==> flow/design.v <==
`timescale 1ns / 1ps
module ram # 
    (parameter ADDR_WIDTH = 4, DATA_WIDTH = 32)
    (
        input                       clk,
        input                       write_enable,
        input   [ADDR_WIDTH-1:0]    addr,
        input   [DATA_WIDTH-1:0]    data_in,
        output  [DATA_WIDTH-1:0]    data_out
    );
    parameter numRegisters = 1 << (ADDR_WIDTH) ;
    reg [DATA_WIDTH-1:0] ram [numRegisters-1:0] ;
    integer i;
    always @(posedge clk) begin
        if (write_enable)
            ram[addr] <= data_in ;
    end
    assign data_out = ram[addr] ;
endmodule
`timescale 1ns / 1ps
module FIR_Periph #
(parameter C_S_AXI_ADDR_WIDTH = 8, C_S_AXI_DATA_WIDTH = 32, DATA_WIDTH =16, NUM_FILTERS=3, NUM_TAPS=15) (
    input clk,
    input calc,
    output reg calcDone,
    input channel,
    input [DATA_WIDTH-1:0] rawData,
    output reg [DATA_WIDTH-1:0] filterData,
    output reg enabled,
    input                               rd,
    input      [C_S_AXI_ADDR_WIDTH-1:0] rdAddr,
    output reg [C_S_AXI_DATA_WIDTH-1:0] rdData,
    input                               wr,
    input      [C_S_AXI_ADDR_WIDTH-1:0] wrAddr,
    input      [C_S_AXI_DATA_WIDTH-1:0] wrData,
    input reset_l
);
parameter ADDR_WIDTH = C_S_AXI_ADDR_WIDTH-$clog2(C_S_AXI_DATA_WIDTH/8);  
parameter BYTE_BITS = $clog2(C_S_AXI_DATA_WIDTH/8);
parameter TAP_ADDR_WIDTH = $clog2(NUM_TAPS);
parameter RESET = 0, IDLE = 1, CALC = 2 ;
reg [3:0] nextState, currentState;
reg [TAP_ADDR_WIDTH-1:0] hAddr, xAddr;
reg [DATA_WIDTH-1:0] hData, xData;
reg wrX[0:1];
reg [TAP_ADDR_WIDTH-1:0] currentIndex[0:1], currentIndex_D [0:1];
reg [TAP_ADDR_WIDTH-1:0]        xIndex, xIndex_D, hIndex, hIndex_D;
wire signed [DATA_WIDTH-1:0] x[1:0];
reg signed [DATA_WIDTH-1:0] MAC[0:NUM_FILTERS-1], MAC_D [0:NUM_FILTERS-1];
reg signed [2*DATA_WIDTH-1:0] MAC_D_temp [0:NUM_FILTERS-1], temp_output[0:NUM_FILTERS-1];
reg [DATA_WIDTH-1:0] y_D;
reg signed [DATA_WIDTH-1:0] atten[0:NUM_FILTERS-1], atten_D [0:NUM_FILTERS-1];
reg channel_D, channel_Q;
reg [C_S_AXI_DATA_WIDTH-1:0] status, status_D;
ram #(.ADDR_WIDTH(TAP_ADDR_WIDTH),.DATA_WIDTH(DATA_WIDTH)) ram_x0 (
    .clk(clk),
    .addr(xAddr),
    .write_enable(wrX[0]),
    .data_in(xData),
    .data_out(x[0])
);
ram #(.ADDR_WIDTH(TAP_ADDR_WIDTH),.DATA_WIDTH(DATA_WIDTH)) ram_x1 (
    .clk(clk),
    .addr(xAddr),
    .write_enable(wrX[1]),
    .data_in(xData),
    .data_out(x[1])
);
reg wrH [0:NUM_FILTERS-1];
wire signed [DATA_WIDTH-1:0] h  [0:NUM_FILTERS-1];
genvar j;
generate
    for(j=0; j<NUM_FILTERS; j=j+1) begin
        ram #(TAP_ADDR_WIDTH, DATA_WIDTH) ram_h
        (
            .clk(clk),
            .addr(hAddr),
            .write_enable(wrH[j]),
            .data_in(hData),
            .data_out(h[j])
        );
    end
endgenerate
integer i;
always @ * begin
    enabled = status[1];
    for(i=0; i<NUM_FILTERS; i=i+1) begin
        atten_D[i] = atten[i];
    end
    if ( wr & wrAddr[C_S_AXI_ADDR_WIDTH-1:BYTE_BITS]>=(NUM_FILTERS*NUM_TAPS) ) begin
        atten_D[wrAddr[C_S_AXI_ADDR_WIDTH-1:BYTE_BITS]-(NUM_FILTERS*NUM_TAPS)] = wrData;
    end
    rdData = 0;
    if(rd) begin
        rdData = status;
    end
    status_D = status;
    nextState = currentState;
    wrX[0] = 0;
    wrX[1] = 0;
    y_D = filterData;
    xIndex_D = xIndex;
    hIndex_D = hIndex;
    xAddr = 0;
    hAddr = 0;
    xData = 0;
    hData = 0;
    currentIndex_D[0] = currentIndex[0];
    currentIndex_D[1] = currentIndex[1];
    calcDone = 0;
    channel_D = channel_Q;
    for(i=0; i<NUM_FILTERS; i=i+1) begin
        wrH[i] = 0;
        MAC_D_temp[i] = 0;
        MAC_D[i] = MAC[i];
        temp_output[i] = 0;
    end
    case (currentState)
        IDLE: begin
            for(i=0; i<NUM_FILTERS; i=i+1) begin
                MAC_D[i] = 0;
            end
            if ( calc & enabled ) begin
                nextState = CALC;
                channel_D = channel;
                wrX[channel_D] = 1;
                xAddr = currentIndex[channel_D];
                xData = rawData;
                xIndex_D = currentIndex[channel_D];
                hIndex_D = 0;
            end
            else if ( wr & wrAddr[C_S_AXI_ADDR_WIDTH-1:BYTE_BITS]<(NUM_FILTERS*NUM_TAPS)) begin
                for(i=0; i<NUM_FILTERS; i=i+1) begin
                    if(wrAddr[C_S_AXI_ADDR_WIDTH-1:BYTE_BITS]>=i*NUM_TAPS && wrAddr[C_S_AXI_ADDR_WIDTH-1:BYTE_BITS]<(i+1)*NUM_TAPS) begin
                        wrH[i] = 1;
                        hAddr = wrAddr[ADDR_WIDTH+1:BYTE_BITS]-i*NUM_TAPS;
                        hData = wrData[DATA_WIDTH-1:0];
                    end
                end
            end
            if(wr & wrAddr[C_S_AXI_ADDR_WIDTH-1:BYTE_BITS]==(NUM_FILTERS*NUM_TAPS)+NUM_FILTERS) begin  
                status_D[1] = 1;
            end
        end
        CALC: begin
            hAddr = hIndex;
            xAddr = xIndex;
            for(i=0; i<NUM_FILTERS; i=i+1) begin
                MAC_D_temp[i] = (x[channel_Q]*h[i] + 32'sh4000);
                MAC_D[i] = MAC[i] + MAC_D_temp[i][2*DATA_WIDTH-2:DATA_WIDTH-1];
            end
            xIndex_D = xIndex - 1'b1;
            if(xIndex == 0) begin
                xIndex_D = NUM_TAPS - 1;
            end
            hIndex_D = hIndex + 1'b1;
            if (hIndex == NUM_TAPS - 1) begin
                nextState = IDLE;
                y_D = 0;
                for(i=0; i<NUM_FILTERS; i=i+1) begin
                    temp_output[i] = atten[i]*MAC_D[i] + 32'sh2000;
                    y_D = y_D + temp_output[i][2*DATA_WIDTH-3:DATA_WIDTH-2];
                end
                calcDone = 1;
                currentIndex_D[channel_Q] = currentIndex[channel_Q] + 1'b1;
                if(currentIndex[channel_Q] == NUM_TAPS - 1) begin
                    currentIndex_D[channel_Q] = 0;
                end
            end
        end
        RESET: begin
            xAddr = xIndex;
            wrX[0] = 1;
            wrX[1] = 1;
            xData = 0;
            xIndex_D = xIndex+1'b1;
            if(xIndex == NUM_TAPS - 1) begin
                status_D[0]=1;
                nextState = IDLE;
            end
        end
        default: begin
            nextState = IDLE;
        end
    endcase
end
always @(posedge clk) begin
    if(!reset_l) begin
        currentIndex[0] <= 0;
        currentIndex[1] <= 0;
        currentState <= RESET;
        filterData <= 0;
        xIndex <= 0;
        hIndex <= 0;
        for(i=0; i<NUM_FILTERS;i=i+1) begin
            atten[i] <= 0;
            MAC[i] <= 0;
        end
        channel_Q <= 0;
        status <= 0;
    end
    else begin
        currentState <= nextState;
        currentIndex[0] <= currentIndex_D[0];
        currentIndex[1] <= currentIndex_D[1];
        xIndex <= xIndex_D;
        hIndex <= hIndex_D;
        for(i=0; i<NUM_FILTERS; i=i+1) begin
            MAC[i] <= MAC_D[i];
            atten[i] <= atten_D[i];
        end
        filterData <= y_D;
        channel_Q <= channel_D;
        status <= status_D;
    end
end
endmodule
# Tool chain data of FIR_Periph
# What the tools print for FIR_Periph, step after step.
# Line numbers count from 1 in the design file above.
# Operators carry their Yosys type and port widths (W data, S select, Z words).
# Library cell names are shortened.
# A cell with n/a has no value.
[setup] top_module="FIR_Periph" clock_port="clk" lib="sky130hd" pvt_corner="tt_025C_1v80"

# After elaboration
# Source: Yosys, flattened and elaborated. Widths are those after wreduce. Registers that Yosys merges into a memory's read port (data or address) are not register bits. Print and check cells do not count. Equal cells are merged and count once.
# Memory sizes are those after Yosys's memory passes, which may raise the word count (mostly to a power of two), join words into wider ones and drop unused or constant bits.
[bits] reg_bits=135 latchBits=0 ramBits=1280 romBits=0 clocked_rd_ports_x_width=0 memories=5 word_cells=163
[op_classes] addsub=18 n_mul=6 div=0 cmp=7 eq_ne=11 shifts=0 muxes=76 bitwise=6 reduce_and_logical=19
[mem_list] memory="genblk1[0].ram_h.ram" size=16 width=16 read_ports=1 write_ports=1 line=12 rtl="reg [DATA_WIDTH-1:0] ram [numRegisters-1:0] ;"
[mem_list] memory="genblk1[1].ram_h.ram" size=16 width=16 read_ports=1 write_ports=1 line=12
[mem_list] memory="genblk1[2].ram_h.ram" size=16 width=16 read_ports=1 write_ports=1 line=12
[mem_list] memory="ram_x0.ram" size=16 width=16 read_ports=1 write_ports=1 line=12
[mem_list] memory="ram_x1.ram" size=16 width=16 read_ports=1 write_ports=1 line=12
[op_table] cell="$mul A16 B16 Y31" n=3
[op_table] cell="$mul A16 B16 Y30" n=3
[op_table] cell="$mux W16" n=14
[op_table] cell="$pmux W16 S2" n=4
[op_table] cell="$add A31 B16 Y31 const B" n=3
[op_table] cell="$add A30 B15 Y30 const B" n=3
[op_table] cell="$mux W4" n=21
[op_table] cell="$add A16 B16 Y16" n=5
[op_table] cell="$pmux W4 S2" n=9
[op_table] cell="$pmux W4 S3" n=2
[op_table] cell="$mux W1" n=21
[op_table] cell="$reduce_and A2 Y1" n=9
[op_table] cell="$add A4 B1 Y4 const B" n=3
[op_table] cell="$eq A4 B4 Y1 const B" n=3
[op_table] cell="$sub A4 B4 Y4 const B" n=2
[op_table] cell="$logic_not A4 Y1" n=2
[op_table] cell="$pmux W1 S2" n=4
[op_table] cell="$ne A2 B2 Y1 const B" n=3
[op_table] cell="$ge A6 B1 Y1 const B" n=1
[op_table] cell="$ge A6 B4 Y1 const B" n=1
[op_table] cell="$lt A6 B4 Y1 const B" n=1
[op_table] cell="$ge A6 B5 Y1 const B" n=1
[op_table] cell="$lt A6 B5 Y1 const B" n=1
[op_table] cell="$ge A6 B6 Y1 const B" n=1
[op_table] cell="$lt A6 B6 Y1 const B" n=1
[op_table] cell="$eq A6 B6 Y1 const B" n=1
[op_table] cell="$and A1 B1 Y1" n=4
[op_table] cell="$sub A4 B1 Y4 const B" n=1
# Other operator kinds: 13; their cells: 16.

# Longest topological paths
# Yosys ltp: most cells in a row. Word level: on the elaborated netlist, between registers, memories and ports. Mapped: between sequential cells and ports; inverters and the memories' decode and read muxes count.
[depth] ltp_word=10 ABC_AREA=1 mapped_depth=111 mapped_depth_nobuf=109

# Synthesis result
# Source: synth_stat.txt of the flow (Yosys; design flattened, memories mapped). It holds for the ABC_AREA given above (unset counts as 0); a run with the other value may have another netlist.
[by_type] type="edfxtp_1" n=1280 type_area_um2=3.84E+04
[by_type] type="fa_1" n=1531 type_area_um2=3.06E+04
[by_type] type="inv_1" n=2161 type_area_um2=8111.53
[by_type] type="nand2_1" n=1862 type_area_um2=6.99E+03
[by_type] type="ha_1" n=523 type_area_um2=6.54E+03
[by_type] type="nor2_1" n=1051 type_area_um2=3.95E+03
[by_type] type="dfxtp_1" n=134 type_area_um2=2.68E+03
[by_type] type="a21oi_1" n=426 type_area_um2=2.13E+03
[by_type] type="a22oi_1" n=185 type_area_um2=1.39E+03
[by_type] type="clkbuf_1" n=317 type_area_um2=1.19E+03
[by_type] type="o22ai_1" n=176 type_area_um2=1.1E+03
[by_type] type="o21ai_0" n=217 type_area_um2=1.09E+03
[by_type] type="o31ai_1" n=136 type_area_um2=1.02E+03
[by_type] type="nor3_1" n=194 type_area_um2=970.931
[by_type] type="xor2_1" n=110 type_area_um2=963.424
[by_type] type="xnor2_1" n=84 type_area_um2=735.706
[by_type] type="nand3_1" n=105 type_area_um2=525.504
[by_type] type="nand4_1" n=64 type_area_um2=400.384
# Other cell types: 49; their cells: 507.
[mapped] stdcells=11063 mapped_area_mm2=0.1123515 seq_area_mm2=0.0411194 ffs=1414 n_buf=476

# Timing after synthesis
# OpenSTA on the mapped netlist: ideal clock, no wires. The path of least setup slack (recovery checks aside). Input and output delay are each 20% of the period. Register names are those of the netlist, which keeps one name where synthesis merged equal registers.
[synth_timing] path_kind="input port to flip-flop" start="in wrAddr[2]" end="reg filterData[15]" tclk_ns=24.0 in_delay_ns=4.800 setup_ns=0.109 arrival_time_ns=21.442 t_required_ns=23.891 slack_ns=2.449 delay_ns=16.751 stages=100 synth_period_reached_ns=21.551
# "delay_ns" = arrival - input delay + setup time.
# "stages" counts driving pins, that of a launching flip-flop among them; a cell with two outputs on the path counts twice.
# "synth_period_reached_ns" is the clock period less the worst setup slack; recovery checks do not enter. This is arithmetic on one report: input and output delays are still those of the set period (20% each).
# Between the ends stands the longest chain of elaborated cells between them, by number of cells; it is not shown to be the way that was timed. Of several equally long chains one is given.
# A line is the first line of the expression or statement that the cell stems from. Yosys adds cells for indexed reads and writes and turns some case tables into memories.
# The chain passes a memory read, where the word-level depth is cut; so it can be longer than that depth.
[synth_between] path_cell_list="inv_1 ha_1 inv_1 a21boi_4 nand3_2 buf_6 a21oi_1 nand2_1 nand2_1 buf_4 a21oi_1 buf_2 clkinv_1 clkbuf_1 clkbuf_1 nor2_1 o31ai_1 nand4_1 [... 64 more ...] nand2_1 a21o_1 a21oi_1 nor2_1 nor2_1 inv_1 a21oi_1 o21ai_0 a21oi_1 inv_1 a21oi_1 inv_1 nand2_1 nand2_1 nand2_1 nand3_1 nand2_1 inv_1" elab_chain_len=16
[synth_lines] element="start: declaration" line=34 rtl="input      [C_S_AXI_ADDR_WIDTH-1:0] wrAddr,"
[synth_lines] element="$ge A6 B1 Y1" line=134 rtl="if(wrAddr[C_S_AXI_ADDR_WIDTH-1:BYTE_BITS]>=i*NUM_TAPS && wrAddr[C_S_AXI_ADDR_WIDTH-1:BYTE_BITS]<(i+1)*NUM_TAPS ..."
[synth_lines] element="$logic_and A1 B1 Y1" line=134
[synth_lines] element="$mux W4 (3 in a row)" line=134
[synth_lines] element="$mux W4" line=132 rtl="else if ( wr & wrAddr[C_S_AXI_ADDR_WIDTH-1:BYTE_BITS]<(NUM_FILTERS*NUM_TAPS)) begin"
[synth_lines] element="$mux W4" line=123 rtl="if ( calc & enabled ) begin"
[synth_lines] element="$pmux W4 S2" line=118 rtl="case (currentState)"
[synth_lines] element="$mem_v2 Z16 W16" line=12 rtl="reg [DATA_WIDTH-1:0] ram [numRegisters-1:0] ;"
[synth_lines] element="$mul A16 B16 Y31" line=149 rtl="MAC_D_temp[i] = (x[channel_Q]*h[i] + 32'sh4000);"
[synth_lines] element="$add A31 B16 Y31" line=149
[synth_lines] element="$add A16 B16 Y16" line=150 rtl="MAC_D[i] = MAC[i] + MAC_D_temp[i][2*DATA_WIDTH-2:DATA_WIDTH-1];"
[synth_lines] element="$mul A16 B16 Y30" line=161 rtl="temp_output[i] = atten[i]*MAC_D[i] + 32'sh2000;"
[synth_lines] element="$add A30 B15 Y30" line=161
[synth_lines] element="$add A16 B16 Y16 (2 in a row)" line=162 rtl="y_D = y_D + temp_output[i][2*DATA_WIDTH-3:DATA_WIDTH-2];"
[synth_lines] element="end: assignment" line=192 rtl="filterData <= 0;"
[synth_lines] element="end: assignment" line=212 rtl="filterData <= y_D;"
[synth_lines] element="end: declaration" line=28 rtl="output reg [DATA_WIDTH-1:0] filterData,"

# Path in the finished layout
# From the final timing report of run 1: the path of least setup slack in the routed layout; clock arrival at registers is part of the times.
[layout_timing] path_kind="input port to flip-flop" start="in calc" end="reg filterData[15]" tclk_ns=24.0 in_delay_ns=4.80 setup_ns=0.10 arrival_time_ns=24.84 t_required_ns=24.69 slack_ns=-0.14 stages=90
# Between the ends stands the longest chain of elaborated cells between them, by number of cells; it is not shown to be the way that was timed. Of several equally long chains one is given.
# The chain passes a memory read, where the word-level depth is cut; so it can be longer than that depth.
[layout_between] path_cell_list="clkdlybuf4s50_1 nand2_1 nor2_4 buf_12 nand2_1 o21ai_4 buf_4 buf_4 nor2_4 buf_4 buf_4 a22oi_1 a21oi_1 or4_1 o21a_1 clkbuf_8 clkinvlp_4 buf_4 [... 54 more ...] nor2_1 o21ai_0 nand2_1 a21o_2 a21oi_2 nor2_1 nor2_1 inv_1 a21oi_1 o21ai_0 a21oi_1 inv_1 a21oi_2 nand3_1 nand3_1 nand3_1 nand2_1 inv_1" elab_chain_len=13
[layout_lines] element="start: declaration" line=24 rtl="input calc,"
[layout_lines] element="$and A1 B1 Y1" line=123 rtl="if ( calc & enabled ) begin"
[layout_lines] element="$mux W4" line=123
[layout_lines] element="$pmux W4 S2" line=118 rtl="case (currentState)"
[layout_lines] element="$mem_v2 Z16 W16" line=12 rtl="reg [DATA_WIDTH-1:0] ram [numRegisters-1:0] ;"
[layout_lines] element="$pmux W16 S2" line=149 rtl="MAC_D_temp[i] = (x[channel_Q]*h[i] + 32'sh4000);"
[layout_lines] element="$mux W16" line=118
[layout_lines] element="$mul A16 B16 Y31" line=149
[layout_lines] element="$add A31 B16 Y31" line=149
[layout_lines] element="$add A16 B16 Y16" line=150 rtl="MAC_D[i] = MAC[i] + MAC_D_temp[i][2*DATA_WIDTH-2:DATA_WIDTH-1];"
[layout_lines] element="$mul A16 B16 Y30" line=161 rtl="temp_output[i] = atten[i]*MAC_D[i] + 32'sh2000;"
[layout_lines] element="$add A30 B15 Y30" line=161
[layout_lines] element="$add A16 B16 Y16 (2 in a row)" line=162 rtl="y_D = y_D + temp_output[i][2*DATA_WIDTH-3:DATA_WIDTH-2];"
[layout_lines] element="end: assignment" line=192 rtl="filterData <= 0;"
[layout_lines] element="end: assignment" line=212 rtl="filterData <= y_D;"
[layout_lines] element="end: declaration" line=28 rtl="output reg [DATA_WIDTH-1:0] filterData,"

Below are 4 stored runs of the flow (Yosys, OpenROAD; platform sky130hd) on FIR_Periph, each with its settings and what was measured, unordered. Constraints: input delay and output delay 20% of the set period each, output load 0.01 pF.
By "clock_period_reached_ns" is meant the clock period of the run minus its worst setup slack. This is arithmetic on one report: input and output delays are still those of the set period (20% each).
"worst_setup_path_time_ns" means the part of the period allowed to the worst setup path (the constraints hold back 20% at inputs and 20% at outputs) less its slack; where the path has registers, the arrival times of their clocks count too.

[flow] run 1: files
==> flow/run.sh <==
#!/bin/bash
# the make line also repeats the synthesis and layout settings of config.mk as NAME=value (left out here)
make -C /OpenROAD-flow-scripts/flow DESIGN_CONFIG=/design/flow/config.mk WORK_HOME=/design/flow/orfs CLKGATE_MAP_FILE= finish
==> flow/config.mk <==
export PLATFORM = sky130hd
export DESIGN_NAME = FIR_Periph
export DESIGN_NICKNAME = FIR_Periph
export VERILOG_FILES = /design/flow/design.v
export SDC_FILE = /design/flow/constraint.sdc
export NUM_CORES = 4
export LEC_CHECK = 0
export ABC_AREA = 1
export CAP_MARGIN = 20
export CELL_PAD_IN_SITES_GLOBAL_PLACEMENT = 1
export CORE_MARGIN = 8
export CORE_UTILIZATION = 45
export CTS_CLUSTER_DIAMETER = 26
export GPL_TIMING_DRIVEN = 0
export MAX_ROUTING_LAYER = met4
export MIN_ROUTING_LAYER = met1
export PLACE_DENSITY_LB_ADDON = 0.09
export SETUP_SLACK_MARGIN = -1.12
export SLEW_MARGIN = 35
export TNS_END_PERCENT = 70
==> flow/constraint.sdc <==
create_clock -name core_clock -period 24.0 [get_ports {clk}]
set_input_delay 4.8000 -clock core_clock [delete_from_list [all_inputs] [get_ports {clk}]]
set_output_delay 4.8000 -clock core_clock [all_outputs]
set_load 0.01 [all_outputs]

[flow] run 1: metrics
[metrics] worst_setup_path_time_ns = 19.34
[metrics] worst_path_kind = input port to flip-flop
[metrics] clock_period_reached_ns = 24.145
[metrics] cell_area_final_mm2 = 0.135027
[metrics] die_mm2 = 0.265916
[metrics] holdWs_ns = 0.464
[metrics] util_pct = 54.4
[metrics] synthArea_mm2 = 0.1123515
[metrics] fin_tns_ns = -0.145
[metrics] timing.setup.ws_ns = -0.145

[flow] run 2: files
==> flow/run.sh <==
#!/bin/bash
# the make line also repeats the synthesis and layout settings of config.mk as NAME=value (left out here)
make -C /OpenROAD-flow-scripts/flow DESIGN_CONFIG=/design/flow/config.mk WORK_HOME=/design/flow/orfs CLKGATE_MAP_FILE= finish
==> flow/config.mk <==
export PLATFORM = sky130hd
export DESIGN_NAME = FIR_Periph
export DESIGN_NICKNAME = FIR_Periph
export VERILOG_FILES = /design/flow/design.v
export SDC_FILE = /design/flow/constraint.sdc
export NUM_CORES = 4
export LEC_CHECK = 0
export CAP_MARGIN = 0
export CELL_PAD_IN_SITES_GLOBAL_PLACEMENT = 1
export CORE_ASPECT_RATIO = 1.97
export CORE_MARGIN = 2
export CORE_UTILIZATION = 27
export CTS_CLUSTER_DIAMETER = 253
export GPL_TIMING_DRIVEN = 0
export SETUP_SLACK_MARGIN = 2.03
export SLEW_MARGIN = 10
export TNS_END_PERCENT = 75
==> flow/constraint.sdc <==
create_clock -name core_clock -period 18.4 [get_ports {clk}]
set_input_delay 3.6800 -clock core_clock [delete_from_list [all_inputs] [get_ports {clk}]]
set_output_delay 3.6800 -clock core_clock [all_outputs]
set_load 0.01 [all_outputs]

[flow] run 2: metrics
[metrics] cell_area_final_mm2 = 0.138235
[metrics] timing.setup.ws_ns = -4.682
[metrics] holdWs_ns = 0.452
[metrics] die_mm2 = 0.425978
[metrics] clock_period_reached_ns = 23.082
[metrics] worst_setup_path_time_ns = 19.40
[metrics] worst_path_kind = input port to flip-flop
[metrics] util_pct = 33.0
[metrics] fin_tns_ns = -44.715
[metrics] synthArea_mm2 = 0.1135276

[flow] run 3: files
==> flow/run.sh <==
#!/bin/bash
# the make line also repeats the synthesis and layout settings of config.mk as NAME=value (left out here)
make -C /OpenROAD-flow-scripts/flow DESIGN_CONFIG=/design/flow/config.mk WORK_HOME=/design/flow/orfs CLKGATE_MAP_FILE= finish
==> flow/config.mk <==
export PLATFORM = sky130hd
export DESIGN_NAME = FIR_Periph
export DESIGN_NICKNAME = FIR_Periph
export VERILOG_FILES = /design/flow/design.v
export SDC_FILE = /design/flow/constraint.sdc
export NUM_CORES = 4
export LEC_CHECK = 0
export CAP_MARGIN = 15
export CELL_PAD_IN_SITES_GLOBAL_PLACEMENT = 0
export CORE_ASPECT_RATIO = 1.97
export CORE_MARGIN = 9
export CORE_UTILIZATION = 27
export CTS_CLUSTER_DIAMETER = 192
export GPL_TIMING_DRIVEN = 0
export MAX_ROUTING_LAYER = met4
export PLACE_DENSITY_LB_ADDON = 0.04
export SETUP_SLACK_MARGIN = 2.03
export SLEW_MARGIN = 10
export TNS_END_PERCENT = 20
==> flow/constraint.sdc <==
create_clock -name core_clock -period 14.3 [get_ports {clk}]
set_input_delay 2.8600 -clock core_clock [delete_from_list [all_inputs] [get_ports {clk}]]
set_output_delay 2.8600 -clock core_clock [all_outputs]
set_load 0.01 [all_outputs]

[flow] run 3: metrics
[metrics] cell_area_final_mm2 = 0.140129
[metrics] die_mm2 = 0.445495
[metrics] timing.setup.ws_ns = -7.975
[metrics] holdWs_ns = 0.469
[metrics] util_pct = 33.5
[metrics] synthArea_mm2 = 0.1135276
[metrics] clock_period_reached_ns = 22.275
[metrics] fin_tns_ns = -93.827
[metrics] worst_setup_path_time_ns = 19.41
[metrics] worst_path_kind = input port to flip-flop

[flow] run 4: files
==> flow/run.sh <==
#!/bin/bash
# the make line also repeats the synthesis and layout settings of config.mk as NAME=value (left out here)
make -C /OpenROAD-flow-scripts/flow DESIGN_CONFIG=/design/flow/config.mk WORK_HOME=/design/flow/orfs CLKGATE_MAP_FILE= finish
==> flow/config.mk <==
export PLATFORM = sky130hd
export DESIGN_NAME = FIR_Periph
export DESIGN_NICKNAME = FIR_Periph
export VERILOG_FILES = /design/flow/design.v
export SDC_FILE = /design/flow/constraint.sdc
export NUM_CORES = 4
export LEC_CHECK = 0
export CAP_MARGIN = 0
export CELL_PAD_IN_SITES_GLOBAL_PLACEMENT = 0
export CORE_ASPECT_RATIO = 1.97
export CORE_MARGIN = 3
export CORE_UTILIZATION = 27
export CTS_CLUSTER_DIAMETER = 192
export GPL_TIMING_DRIVEN = 0
export SETUP_SLACK_MARGIN = 2.03
export SLEW_MARGIN = 10
export TNS_END_PERCENT = 75
==> flow/constraint.sdc <==
create_clock -name core_clock -period 18.4 [get_ports {clk}]
set_input_delay 3.6800 -clock core_clock [delete_from_list [all_inputs] [get_ports {clk}]]
set_output_delay 3.6800 -clock core_clock [all_outputs]
set_load 0.01 [all_outputs]

[flow] run 4: metrics
[metrics] worst_setup_path_time_ns = 19.11
[metrics] worst_path_kind = input port to flip-flop
[metrics] die_mm2 = 0.428742
[metrics] cell_area_final_mm2 = 0.136844
[metrics] holdWs_ns = 0.456
[metrics] clock_period_reached_ns = 22.793
[metrics] util_pct = 32.7
[metrics] timing.setup.ws_ns = -4.393
[metrics] fin_tns_ns = -38.753
[metrics] synthArea_mm2 = 0.1135276
